==> flow/design.v <==
module gain_block( 
	input signed [11:0] ip_data, 
	input ip_clock, 
	input ip_reset, 
	output [11:0] op_data
); 
	parameter signed [11:0] gain = 12'd1024;
	reg signed [11:0] reg_ip_data; 
	always@(posedge ip_clock or negedge ip_reset) begin 
		if(ip_reset == 1'd0) begin 
			reg_ip_data <= 12'd0;
		end else begin  
			reg_ip_data <= ip_data; 
		end 
	end 
	reg signed [11:0] reg_gain;
	wire signed [23:0] wire_gain; 
	assign wire_gain = reg_ip_data * gain;
	always@(posedge ip_clock or negedge ip_reset) begin 
		if(ip_reset == 1'd0) begin 
			reg_gain <= 12'd0;
		end else begin 
			reg_gain <= wire_gain[23:12]; 
		end 
	end 
	assign op_data = reg_gain; 
endmodule 
module abs_block( 
	input signed [11:0] ip_data,
	input ip_clock,
	input ip_reset,
	output [11:0] op_data
); 
	reg signed [11:0] reg_op_abs; 
	always@(posedge ip_clock or negedge ip_reset) begin 
		if(ip_reset == 1'd0) begin 
			reg_op_abs <= 12'd0;
		end else begin 
			if(ip_data < 12'sd0) begin 
				reg_op_abs <= -ip_data;
			end else begin 
				reg_op_abs <= ip_data; 
			end 
		end 
	end 
	assign op_data = reg_op_abs;
endmodule 
module power_estimation(
	input signed [11:0] ip_data,
	input ip_clock,
	input ip_reset,
	output [11:0] op_data
); 
	reg signed [11:0] reg_delay; 
	always@(posedge ip_clock or negedge ip_reset) begin 
		if(ip_reset == 1'd0) begin 
			reg_delay <= 12'd0;
		end else begin 
			reg_delay <= ip_data; 
		end 
	end 
	reg signed [11:0] reg_delay_2; 
	always@(posedge ip_clock or negedge ip_reset) begin 
		if(ip_reset == 1'd0) begin 
			reg_delay_2 <= 12'd0;
		end else begin 
			reg_delay_2 <= reg_delay; 
		end 
	end 
	reg signed [11:0] reg_delay_3; 
	always@(posedge ip_clock or negedge ip_reset) begin 
		if(ip_reset == 1'd0) begin 
			reg_delay_3 <= 12'd0;
		end else begin 
			reg_delay_3 <= reg_delay_2; 
		end 
	end
	reg signed [11:0] reg_delay_4; 
	always@(posedge ip_clock or negedge ip_reset) begin 
		if(ip_reset == 1'd0) begin 
			reg_delay_4 <= 12'd0;
		end else begin 
			reg_delay_4 <= reg_delay_3; 
		end 
	end
	reg signed [11:0] reg_delay_5; 
	always@(posedge ip_clock or negedge ip_reset) begin 
		if(ip_reset == 1'd0) begin 
			reg_delay_5 <= 12'd0;
		end else begin 
			reg_delay_5 <= reg_delay_4; 
		end 
	end
	reg signed [11:0] reg_delay_6; 
	always@(posedge ip_clock or negedge ip_reset) begin 
		if(ip_reset == 1'd0) begin 
			reg_delay_6 <= 12'd0;
		end else begin 
			reg_delay_6 <= reg_delay_5; 
		end 
	end
	reg signed [11:0] reg_delay_7; 
	always@(posedge ip_clock or negedge ip_reset) begin 
		if(ip_reset == 1'd0) begin 
			reg_delay_7 <= 12'd0;
		end else begin 
			reg_delay_7 <= reg_delay_6; 
		end 
	end
	reg signed [11:0] reg_delay_8; 
	always@(posedge ip_clock or negedge ip_reset) begin 
		if(ip_reset == 1'd0) begin 
			reg_delay_8 <= 12'd0;
		end else begin 
			reg_delay_8 <= reg_delay_7; 
		end 
	end
	reg signed [11:0] reg_delay_9; 
	always@(posedge ip_clock or negedge ip_reset) begin 
		if(ip_reset == 1'd0) begin 
			reg_delay_9 <= 12'd0;
		end else begin 
			reg_delay_9 <= reg_delay_8; 
		end 
	end 
	reg signed [11:0] reg_delay_10; 
	always@(posedge ip_clock or negedge ip_reset) begin 
		if(ip_reset == 1'd0) begin 
			reg_delay_10 <= 12'd0;
		end else begin 
			reg_delay_10 <= reg_delay_9; 
		end 
	end
	reg signed [11:0] reg_delay_11; 
	always@(posedge ip_clock or negedge ip_reset) begin 
		if(ip_reset == 1'd0) begin 
			reg_delay_11 <= 12'd0;
		end else begin 
			reg_delay_11 <= reg_delay_10; 
		end 
	end
	reg signed [11:0] reg_delay_12; 
	always@(posedge ip_clock or negedge ip_reset) begin 
		if(ip_reset == 1'd0) begin 
			reg_delay_12 <= 12'd0;
		end else begin 
			reg_delay_12 <= reg_delay_11; 
		end 
	end
	reg signed [11:0] reg_delay_13; 
	always@(posedge ip_clock or negedge ip_reset) begin 
		if(ip_reset == 1'd0) begin 
			reg_delay_13 <= 12'd0;
		end else begin 
			reg_delay_13 <= reg_delay_12; 
		end 
	end
	reg signed [11:0] reg_delay_14; 
	always@(posedge ip_clock or negedge ip_reset) begin 
		if(ip_reset == 1'd0) begin 
			reg_delay_14 <= 12'd0;
		end else begin 
			reg_delay_14 <= reg_delay_13; 
		end 
	end
	reg signed [11:0] reg_delay_15; 
	always@(posedge ip_clock or negedge ip_reset) begin 
		if(ip_reset == 1'd0) begin 
			reg_delay_15 <= 12'd0;
		end else begin 
			reg_delay_15 <= reg_delay_14; 
		end 
	end
	reg signed [11:0] reg_delay_16; 
	always@(posedge ip_clock or negedge ip_reset) begin 
		if(ip_reset == 1'd0) begin 
			reg_delay_16 <= 12'd0;
		end else begin 
			reg_delay_16 <= reg_delay_15; 
		end 
	end 
	reg signed [11:0] reg_delay_17; 
	always@(posedge ip_clock or negedge ip_reset) begin 
		if(ip_reset == 1'd0) begin 
			reg_delay_17 <= 12'd0;
		end else begin 
			reg_delay_17 <= reg_delay_16; 
		end 
	end 
	reg signed [11:0] reg_delay_18; 
	always@(posedge ip_clock or negedge ip_reset) begin 
		if(ip_reset == 1'd0) begin 
			reg_delay_18 <= 12'd0;
		end else begin 
			reg_delay_18 <= reg_delay_17; 
		end 
	end
	reg signed [11:0] reg_delay_19; 
	always@(posedge ip_clock or negedge ip_reset) begin 
		if(ip_reset == 1'd0) begin 
			reg_delay_19 <= 12'd0;
		end else begin 
			reg_delay_19 <= reg_delay_18; 
		end 
	end 
	reg signed [11:0] reg_delay_20; 
	always@(posedge ip_clock or negedge ip_reset) begin 
		if(ip_reset == 1'd0) begin 
			reg_delay_20 <= 12'd0;
		end else begin 
			reg_delay_20 <= reg_delay_19; 
		end 
	end 
	reg signed [11:0] reg_delay_21; 
	always@(posedge ip_clock or negedge ip_reset) begin 
		if(ip_reset == 1'd0) begin 
			reg_delay_21 <= 12'd0;
		end else begin 
			reg_delay_21 <= reg_delay_20; 
		end 
	end
	reg signed [11:0] reg_delay_22; 
	always@(posedge ip_clock or negedge ip_reset) begin 
		if(ip_reset == 1'd0) begin 
			reg_delay_22 <= 12'd0;
		end else begin 
			reg_delay_22 <= reg_delay_21; 
		end 
	end
	reg signed [11:0] reg_delay_23; 
	always@(posedge ip_clock or negedge ip_reset) begin 
		if(ip_reset == 1'd0) begin 
			reg_delay_23 <= 12'd0;
		end else begin 
			reg_delay_23 <= reg_delay_22; 
		end 
	end
	reg signed [11:0] reg_delay_24; 
	always@(posedge ip_clock or negedge ip_reset) begin 
		if(ip_reset == 1'd0) begin 
			reg_delay_24 <= 12'd0;
		end else begin 
			reg_delay_24 <= reg_delay_23; 
		end 
	end
	reg signed [11:0] reg_delay_25; 
	always@(posedge ip_clock or negedge ip_reset) begin 
		if(ip_reset == 1'd0) begin 
			reg_delay_25 <= 12'd0;
		end else begin 
			reg_delay_25 <= reg_delay_24; 
		end 
	end 
	reg signed [11:0] reg_delay_26; 
	always@(posedge ip_clock or negedge ip_reset) begin 
		if(ip_reset == 1'd0) begin 
			reg_delay_26 <= 12'd0;
		end else begin 
			reg_delay_26 <= reg_delay_25; 
		end 
	end 
	reg signed [11:0] reg_delay_27; 
	always@(posedge ip_clock or negedge ip_reset) begin 
		if(ip_reset == 1'd0) begin 
			reg_delay_27 <= 12'd0;
		end else begin 
			reg_delay_27 <= reg_delay_26; 
		end 
	end
	reg signed [11:0] reg_delay_28; 
	always@(posedge ip_clock or negedge ip_reset) begin 
		if(ip_reset == 1'd0) begin 
			reg_delay_28 <= 12'd0;
		end else begin 
			reg_delay_28 <= reg_delay_27; 
		end 
	end 
	reg signed [11:0] reg_delay_29; 
	always@(posedge ip_clock or negedge ip_reset) begin 
		if(ip_reset == 1'd0) begin 
			reg_delay_29 <= 12'd0;
		end else begin 
			reg_delay_29 <= reg_delay_28; 
		end 
	end 
	reg signed [11:0] reg_delay_30; 
	always@(posedge ip_clock or negedge ip_reset) begin 
		if(ip_reset == 1'd0) begin 
			reg_delay_30 <= 12'd0;
		end else begin 
			reg_delay_30 <= reg_delay_29; 
		end 
	end 
	reg signed [11:0] reg_delay_31; 
	always@(posedge ip_clock or negedge ip_reset) begin 
		if(ip_reset == 1'd0) begin 
			reg_delay_31 <= 12'd0;
		end else begin 
			reg_delay_31 <= reg_delay_30; 
		end 
	end 
	reg signed [11:0] reg_sum; 
	wire signed [15:0] wire_sum; 
	assign wire_sum = (ip_data + reg_delay + reg_delay_2 + reg_delay_3 + reg_delay_4 + reg_delay_5 + reg_delay_6 + reg_delay_7 + reg_delay_8 + reg_delay_9 + reg_delay_10
						 + reg_delay_11 + reg_delay_12 + reg_delay_13 + reg_delay_14 + reg_delay_15 + reg_delay_16 + reg_delay_17 + reg_delay_18 + reg_delay_19 + reg_delay_20 
						 + reg_delay_21 + reg_delay_22 + reg_delay_23 + reg_delay_24 + reg_delay_25 + reg_delay_26 + reg_delay_27 + reg_delay_28 + reg_delay_29 + reg_delay_30 + reg_delay_31);
	always@(posedge ip_clock or negedge ip_reset) begin 
		if(ip_reset == 1'd0) begin 
			reg_sum <= 12'd0;
		end else begin 
			reg_sum <= wire_sum[15:4]; 
		end 
	end 
	assign op_data = reg_sum;
endmodule 
module gain_error( 
	input signed [11:0] ip_data, 
	input ip_clock, 
	input ip_reset, 
	output [11:0] op_data
); 
	parameter signed [11:0] reference = 12'd2048; 
	wire signed [11:0] wire_error;  
	reg signed [11:0] reg_error;
	assign wire_error = reference - ip_data;
	always@(posedge ip_clock or negedge ip_reset) begin 
		if(ip_reset == 1'd0) begin 
			reg_error <= 12'd0;
		end else begin 
			reg_error <= wire_error;
		end 
	end 
	assign op_data = reg_error; 
endmodule 
module accumulator( 
	input signed [11:0] ip_data, 
	input ip_clock, 
	input ip_reset, 
	output [11:0] op_data
);  
	reg signed [15:0] reg_sum; 
	reg [4:0] reg_counter;
	always@(posedge ip_clock or negedge ip_reset) begin 
		if(ip_reset == 1'd0) begin 
			reg_sum <= 16'd0; 
			reg_counter <= 5'd0;
		end else begin 
			if(reg_counter == 5'd31) begin 
				reg_sum <= reg_sum;
			end else begin 
				reg_sum <= reg_sum + ip_data; 
			end 
			reg_counter <= reg_counter + 4'd1;
		end 
	end 
	assign op_data = reg_sum[15:4]; 
endmodule 
module product_block(
	input signed [11:0] ip_data, 
	input signed [11:0] ip_data_2,
	input ip_clock, 
	input ip_reset,
	output [11:0] op_data
); 
	reg signed [11:0] reg_product; 
	wire signed [23:0] wire_product; 
	assign wire_product = ip_data * ip_data_2;
	always@(posedge ip_clock or negedge ip_reset) begin 
		if(ip_reset == 1'd0) begin 
			reg_product <= 12'd0;
		end else begin 
			reg_product <= wire_product[23:12]; 
		end 
	end
	assign op_data = reg_product;
endmodule 
module agc_ref_correction(
	input signed [11:0] ip_data, 
	input ip_clock,
	input ip_reset, 
	output [11:0] op_data
); 
	wire signed [11:0] get_op_gain; 
	gain_block gain_block_inst( 
		.ip_data(ip_data), 
		.ip_clock(ip_clock), 
		.ip_reset(ip_reset), 
		.op_data(get_op_gain)
	); 
	wire signed [11:0] get_op_abs; 
	abs_block abs_block_inst(
		.ip_data(get_op_gain), 
		.ip_clock(ip_clock), 
		.ip_reset(ip_reset), 
		.op_data(get_op_abs)
	); 
	wire signed [11:0] get_op_power_est; 
	power_estimation power_estimation_inst( 
		.ip_data(get_op_abs), 
		.ip_clock(ip_clock), 
		.ip_reset(ip_reset), 
		.op_data(get_op_power_est)
	); 
	wire signed [11:0] get_op_gain_error; 
	gain_error gain_error_inst( 
		.ip_data(get_op_power_est), 
		.ip_clock(ip_clock), 
		.ip_reset(ip_reset), 
		.op_data(get_op_gain_error)
	);
	wire signed [11:0] get_op_acc;  
	accumulator accumulator_inst(
		.ip_data(get_op_gain_error), 
		.ip_clock(ip_clock), 
		.ip_reset(ip_reset), 
		.op_data(get_op_acc)
	);
	wire signed [11:0] get_op_product; 
	product_block product_block_inst( 
		.ip_data(ip_data), 
		.ip_data_2(get_op_acc),
		.ip_clock(ip_clock), 
		.ip_reset(ip_reset), 
		.op_data(get_op_product)
	); 
	assign op_data = get_op_product;
endmodule 
Step by step through the tools: agc_ref_correction
Tool output for the design above, in the order of the flow.
Line numbers count from 1 in the design file above.
Operators carry their Yosys type and port widths (W data, S select, Z words).
{ "design": {"top": "agc_ref_correction", "clock": "ip_clock", "lib": "sky130hd", "corner": "tt_025C_1v80"} }

Word level
Yosys after proc, flatten, opt, wreduce and memory -nomap, before mapping. Enables and synchronous resets that opt folds into registers are not counted as muxes. Memory bits, and registers merged into a memory's read port (data or address), are not among the register bits. Print and check cells are not counted. Equal cells are merged and count once.
{ "classes": {"addsub": 35, "multipliers": 1, "cmp": 1, "eq_ne": 1, "muxes": 1} }
{ "op_table": {"columns": ["cell", "count"], "rows": [
  ["$add A16 B12 Y16", 31],
  ["$mul A12 B12 Y24", 1],
  ["$add A12 B12 Y13", 1],
  ["$neg A10 Y12", 1],
  ["$sub A12 B12 Y12 const A", 1],
  ["$mux W12", 1],
  ["$lt A10 B1 Y1 const B", 1],
  ["$add A5 B1 Y5 const B", 1],
  ["$eq A5 B5 Y1 const B", 1]
]} }
{ "bits": {"ff_bits": 463, "input_bits": 14, "output_inout_bits": 12, "wordCells": 78} }

Logic depth
Longest topological path by Yosys (ltp), each cell counted once; first at word level (registers and memories cut), then after technology mapping (sequential cells cut; the memories' decode and read muxes count).
{ "depth": {"depth_word": 31, "ABC_AREA": 0, "depth_mapped": 30, "ltp_nobuf": 30} }

Synthesis result
The flow's flattened synthesis, as Yosys stat reports it; memories are mapped. The netlist is that of the ABC_AREA named above (0 if unset); the other value can give another one.
Totals and module areas in this step are rounded.
{ "synth_totals": {"cells": 2200, "yosys_area_mm2": 0.0282, "seq_area_mm2": 0.0115, "flip_flops": 461, "n_buf": 29} }
{ "by_type": {"columns": ["cell", "count", "type_area_um2"], "rows": [
  ["sky130_fd_sc_hd__dfrtp_1", 461, 1.15E+04],
  ["sky130_fd_sc_hd__fa_1", 501, 1E+04],
  ["sky130_fd_sc_hd__inv_1", 624, 2.34E+03],
  ["sky130_fd_sc_hd__ha_1", 107, 1.34E+03],
  ["sky130_fd_sc_hd__xnor2_1", 59, 516.746],
  ["sky130_fd_sc_hd__nand2_1", 119, 446.678],
  ["sky130_fd_sc_hd__and2_1", 44, 275.264],
  ["sky130_fd_sc_hd__nor2_1", 40, 150.144],
  ["sky130_fd_sc_hd__xor2_1", 17, 148.893],
  ["sky130_fd_sc_hd__nand2b_1", 20, 125.12],
  ["sky130_fd_sc_hd__o21ai_0", 25, 125.12],
  ["sky130_fd_sc_hd__clkbuf_1", 29, 108.854],
  ["sky130_fd_sc_hd__a21oi_1", 20, 100.096],
  ["sky130_fd_sc_hd__nor3_1", 19, 95.091],
  ["sky130_fd_sc_hd__and3_1", 12, 75.072],
  ["sky130_fd_sc_hd__nor2b_1", 9, 56.304],
  ["sky130_fd_sc_hd__o41ai_4", 2, 55.053],
  ["sky130_fd_sc_hd__nand3_1", 10, 50.048]
]} }
Other cell types: 40; their cells: 82.
The figures by module come from a second, unflattened synthesis with its own total; it is not the netlist above.
{ "hier_totals": {"hier_cells": 2208, "area_unflattened_mm2": 0.0283} }
Each row is one instance without its submodules.
{ "modules": {"columns": ["module", "instances", "n_cells", "mod_area_mm2", "mod_seq_area_mm2"], "rows": [
  ["(no name shown)", 1, 1343, 0.0198, 0.00961],
  ["(no name shown)", 1, 590, 0.00545, 0.0003],
  ["accumulator", 1, 171, 0.00159, 0.000526],
  ["abs_block", 1, 42, 0.000523, 0.0003],
  ["gain_error", 1, 40, 0.000517, 0.0003],
  ["gain_block", 1, 22, 0.000515, 0.0005],
  ["agc_ref_correction", 1, 0, 0, 0]
]} }

Path before layout
Path of least setup slack by OpenSTA after synthesis, without wires, with an ideal clock, recovery checks aside; 20% of the period is set as input and as output delay. Where synthesis merged equal registers, the netlist keeps one of their names.
{ "synth_timing": {"path_kind": "flip-flop to flip-flop", "from": "register abs_block_inst.reg_op_abs[1]", "to": "register (name not given)", "clock_period_ns": 10.0, "setup_time_ns": 0.080, "launch_ns": 0.000, "t_arrival_ns": 6.909, "required_ns": 9.920, "path_slack_ns": 3.012, "delay_ns": 6.989, "stages": 28, "n_path_buf": 0, "synth_period_reached_ns": 6.988} }
"delay_ns" is the arrival time less input delay plus setup time.
"stages": output pins that drive a net of the path, with the launching flip-flop's if there is one; two outputs of one cell count as two.
"synth_period_reached_ns" is the clock period less the worst setup slack; recovery checks do not enter. This is arithmetic on one report: input and output delays are still those of the set period (20% each).
The rows between start and end are the longest chain of elaborated cells between them; the timing report does not say that the signal goes this way. Where chains are equally long, one stands for them.
A line is the first line of the expression or statement that the cell stems from. Yosys adds cells for indexed reads and writes and turns some case tables into memories.
At most two assigning lines are given for a register; there are more.
{ "synth_between": {"cell_sequence": "sky130_fd_sc_hd__dfrtp_1 -> sky130_fd_sc_hd__ha_1 -> sky130_fd_sc_hd__a21o_1 -> sky130_fd_sc_hd__a21oi_1 -> sky130_fd_sc_hd__nand2b_1 -> sky130_fd_sc_hd__a21boi_0 -> sky130_fd_sc_hd__or3_1 -> sky130_fd_sc_hd__a31oi_1 -> sky130_fd_sc_hd__xnor2_1 -> sky130_fd_sc_hd__fa_1 -> sky130_fd_sc_hd__inv_1 -> sky130_fd_sc_hd__fa_1 -> sky130_fd_sc_hd__fa_1 -> sky130_fd_sc_hd__fa_1 -> sky130_fd_sc_hd__fa_1 -> sky130_fd_sc_hd__fa_1 -> sky130_fd_sc_hd__inv_1 -> sky130_fd_sc_hd__fa_1 -> sky130_fd_sc_hd__fa_1 -> sky130_fd_sc_hd__ha_1 -> sky130_fd_sc_hd__and2_1 -> sky130_fd_sc_hd__o21ai_0 -> sky130_fd_sc_hd__nand3_1 -> sky130_fd_sc_hd__nand2_1 -> sky130_fd_sc_hd__o21ai_1 -> sky130_fd_sc_hd__o21a_1 -> sky130_fd_sc_hd__nor2_1 -> sky130_fd_sc_hd__xnor2_1", "elab_chain_len": 31, "cells_between": 31, "cone_lines": 1, "cone_classes": "31 x add/sub"} }
{ "synth_lines": {"columns": ["element", "line_no", "rtl"], "rows": [
  ["from (decl)", 34, "reg signed [11:0] reg_op_abs;"],
  ["from (assign)", 40, "reg_op_abs <= -ip_data;"],
  ["from (assign)", 42, "reg_op_abs <= ip_data;"],
  ["$add A12 B12 Y13", 304, "assign wire_sum = (ip_data + reg_delay + reg_delay_2 + reg_delay_3 + reg_delay_4 + reg_delay_5 + reg_delay_6 + ..."],
  ["$add A16 B12 Y16 x30", 304, null],
  ["to (assign)", 309, "reg_sum <= 12'd0;"],
  ["to (assign)", 311, "reg_sum <= wire_sum[15:4];"],
  ["to (decl)", 302, "reg signed [11:0] reg_sum;"]
]} }

Worst path after layout
Path of least setup slack in the final report of flow run A (OpenROAD, finished layout, wires in). Where an end is a register, its clock arrival counts in the times.
{ "layout_timing": {"path_kind": "flip-flop to flip-flop", "from": "register abs_block_inst.reg_op_abs[1]", "to": "register (name not given)", "clock_period_ns": 10.0, "setup_time_ns": 0.07, "launch_ns": 0.59, "t_arrival_ns": 8.35, "required_ns": 10.52, "path_slack_ns": 2.16, "stages": 28, "n_path_buf": 0} }
The rows between start and end are the longest chain of elaborated cells between them; the timing report does not say that the signal goes this way. Where chains are equally long, one stands for them.
At most two assigning lines are given for a register; there are more.
{ "layout_between": {"cell_sequence": "sky130_fd_sc_hd__dfrtp_1 -> sky130_fd_sc_hd__ha_1 -> sky130_fd_sc_hd__a21o_1 -> sky130_fd_sc_hd__a21oi_1 -> sky130_fd_sc_hd__nand2b_1 -> sky130_fd_sc_hd__a21boi_0 -> sky130_fd_sc_hd__or3_1 -> sky130_fd_sc_hd__a31oi_1 -> sky130_fd_sc_hd__xnor2_1 -> sky130_fd_sc_hd__fa_1 -> sky130_fd_sc_hd__inv_1 -> sky130_fd_sc_hd__fa_1 -> sky130_fd_sc_hd__fa_1 -> sky130_fd_sc_hd__fa_1 -> sky130_fd_sc_hd__fa_1 -> sky130_fd_sc_hd__fa_1 -> sky130_fd_sc_hd__inv_1 -> sky130_fd_sc_hd__fa_1 -> sky130_fd_sc_hd__fa_1 -> sky130_fd_sc_hd__ha_1 -> sky130_fd_sc_hd__and2_1 -> sky130_fd_sc_hd__o21ai_0 -> sky130_fd_sc_hd__nand3_1 -> sky130_fd_sc_hd__nand2_1 -> sky130_fd_sc_hd__o21ai_1 -> sky130_fd_sc_hd__o21a_1 -> sky130_fd_sc_hd__nor2_1 -> sky130_fd_sc_hd__xnor2_1", "elab_chain_len": 31, "cells_between": 31, "cone_lines": 1, "cone_classes": "31 x add/sub"} }
{ "layout_lines": {"columns": ["element", "line_no", "rtl"], "rows": [
  ["from (decl)", 34, "reg signed [11:0] reg_op_abs;"],
  ["from (assign)", 40, "reg_op_abs <= -ip_data;"],
  ["from (assign)", 42, "reg_op_abs <= ip_data;"],
  ["$add A12 B12 Y13", 304, "assign wire_sum = (ip_data + reg_delay + reg_delay_2 + reg_delay_3 + reg_delay_4 + reg_delay_5 + reg_delay_6 + ..."],
  ["$add A16 B12 Y16 x30", 304, null],
  ["to (assign)", 309, "reg_sum <= 12'd0;"],
  ["to (assign)", 311, "reg_sum <= wire_sum[15:4];"],
  ["to (decl)", 302, "reg signed [11:0] reg_sum;"]
]} }

==> runs of agc_ref_correction <==
Top module agc_ref_correction; platform sky130hd; tools Yosys and OpenROAD; 5 stored runs in no particular order. Input and output delays are each 20% of the period that was set; the output load is 0.01 pF.
"timing.achieved_period_ns": clock period set for the run, less the worst setup slack. It is reckoned from that one timing run; input and output delays stay at 20% of the period that was set.
"timing.worst_path_ns": the worst setup path's part of the clock period (all of it between registers, 20% less for each end at a port) less its slack. A launch clock that arrives late makes it longer, a capture clock that arrives late makes it shorter.
Results are given in rounded form.
[
  {
    "run": "flow run A",
    "settings": { "CAP_MARGIN": 0, "CELL_PAD_IN_SITES_DETAIL_PLACEMENT": 1, "CORE_ASPECT_RATIO": 0.61, "CORE_MARGIN": 5, "CORE_UTILIZATION": 40, "CTS_CLUSTER_DIAMETER": 98, "MAX_ROUTING_LAYER": "met5", "PLACE_DENSITY_LB_ADDON": 0.05, "SETUP_SLACK_MARGIN": -0.54, "TNS_END_PERCENT": 15, "period_ns": 10.0, "SLEW_MARGIN": 20 },
    "results": { "final_hold_ws_ns": 0.342, "timing.worst_path_ns": 7.84, "worst_path_kind": "flip-flop to flip-flop", "dieArea_mm2": 0.0761, "final_stdcell_area_mm2": 0.0314, "ws_setup_ns": 2.16, "total_negative_slack_ns": 0.000, "synthArea_mm2": 0.0282, "timing.achieved_period_ns": 7.837, "finalUtil_frac": 0.446 }
  },
  {
    "run": "flow run B",
    "settings": { "CAP_MARGIN": 15, "CELL_PAD_IN_SITES_DETAIL_PLACEMENT": 2, "CELL_PAD_IN_SITES_GLOBAL_PLACEMENT": 2, "CORE_MARGIN": 4, "CTS_CLUSTER_SIZE": 37, "GPL_TIMING_DRIVEN": 0, "MAX_ROUTING_LAYER": "met5", "PLACE_DENSITY_LB_ADDON": 0.08, "SLEW_MARGIN": 10, "period_ns": 10.0, "CORE_UTILIZATION": 40 },
    "results": { "final_hold_ws_ns": 0.346, "timing.worst_path_ns": 8.37, "worst_path_kind": "flip-flop to flip-flop", "dieArea_mm2": 0.0749, "final_stdcell_area_mm2": 0.0317, "ws_setup_ns": 1.63, "total_negative_slack_ns": 0.000, "synthArea_mm2": 0.0282, "timing.achieved_period_ns": 8.365, "finalUtil_frac": 0.453 }
  },
  {
    "run": "flow run C",
    "settings": { "CORE_UTILIZATION": 53, "PLACE_DENSITY": 0.6, "period_ns": 7.98, "CAP_MARGIN": 20, "CORE_MARGIN": 2, "SLEW_MARGIN": 20 },
    "results": { "final_hold_ws_ns": 0.344, "timing.worst_path_ns": 7.47, "worst_path_kind": "flip-flop to flip-flop", "dieArea_mm2": 0.0551, "final_stdcell_area_mm2": 0.0311, "ws_setup_ns": 0.510, "total_negative_slack_ns": 0.000, "synthArea_mm2": 0.0282, "timing.achieved_period_ns": 7.470, "finalUtil_frac": 0.59 }
  },
  {
    "run": "flow run D",
    "settings": { "CAP_MARGIN": 15, "CELL_PAD_IN_SITES_DETAIL_PLACEMENT": 2, "CELL_PAD_IN_SITES_GLOBAL_PLACEMENT": 2, "CORE_MARGIN": 5, "CTS_CLUSTER_SIZE": 37, "GPL_TIMING_DRIVEN": 0, "MAX_ROUTING_LAYER": "met4", "PLACE_DENSITY_LB_ADDON": 0.29, "SLEW_MARGIN": 10, "TNS_END_PERCENT": 85, "period_ns": 10.0, "CORE_UTILIZATION": 40 },
    "results": { "final_hold_ws_ns": 0.344, "timing.worst_path_ns": 8.42, "worst_path_kind": "flip-flop to flip-flop", "dieArea_mm2": 0.076, "final_stdcell_area_mm2": 0.0316, "ws_setup_ns": 1.58, "total_negative_slack_ns": 0.000, "synthArea_mm2": 0.0282, "timing.achieved_period_ns": 8.420, "finalUtil_frac": 0.451 }
  },
  {
    "run": "flow run E",
    "settings": { "CAP_MARGIN": 15, "CELL_PAD_IN_SITES_DETAIL_PLACEMENT": 2, "CELL_PAD_IN_SITES_GLOBAL_PLACEMENT": 2, "CORE_MARGIN": 4, "CTS_CLUSTER_SIZE": 37, "GPL_TIMING_DRIVEN": 0, "MAX_ROUTING_LAYER": "met4", "PLACE_DENSITY_LB_ADDON": 0.08, "period_ns": 10.0, "CORE_UTILIZATION": 40, "SLEW_MARGIN": 20 },
    "results": { "final_hold_ws_ns": 0.347, "timing.worst_path_ns": 8.31, "worst_path_kind": "flip-flop to flip-flop", "dieArea_mm2": 0.0749, "final_stdcell_area_mm2": 0.0315, "ws_setup_ns": 1.69, "total_negative_slack_ns": 0.000, "synthArea_mm2": 0.0282, "timing.achieved_period_ns": 8.306, "finalUtil_frac": 0.45 }
  }
]
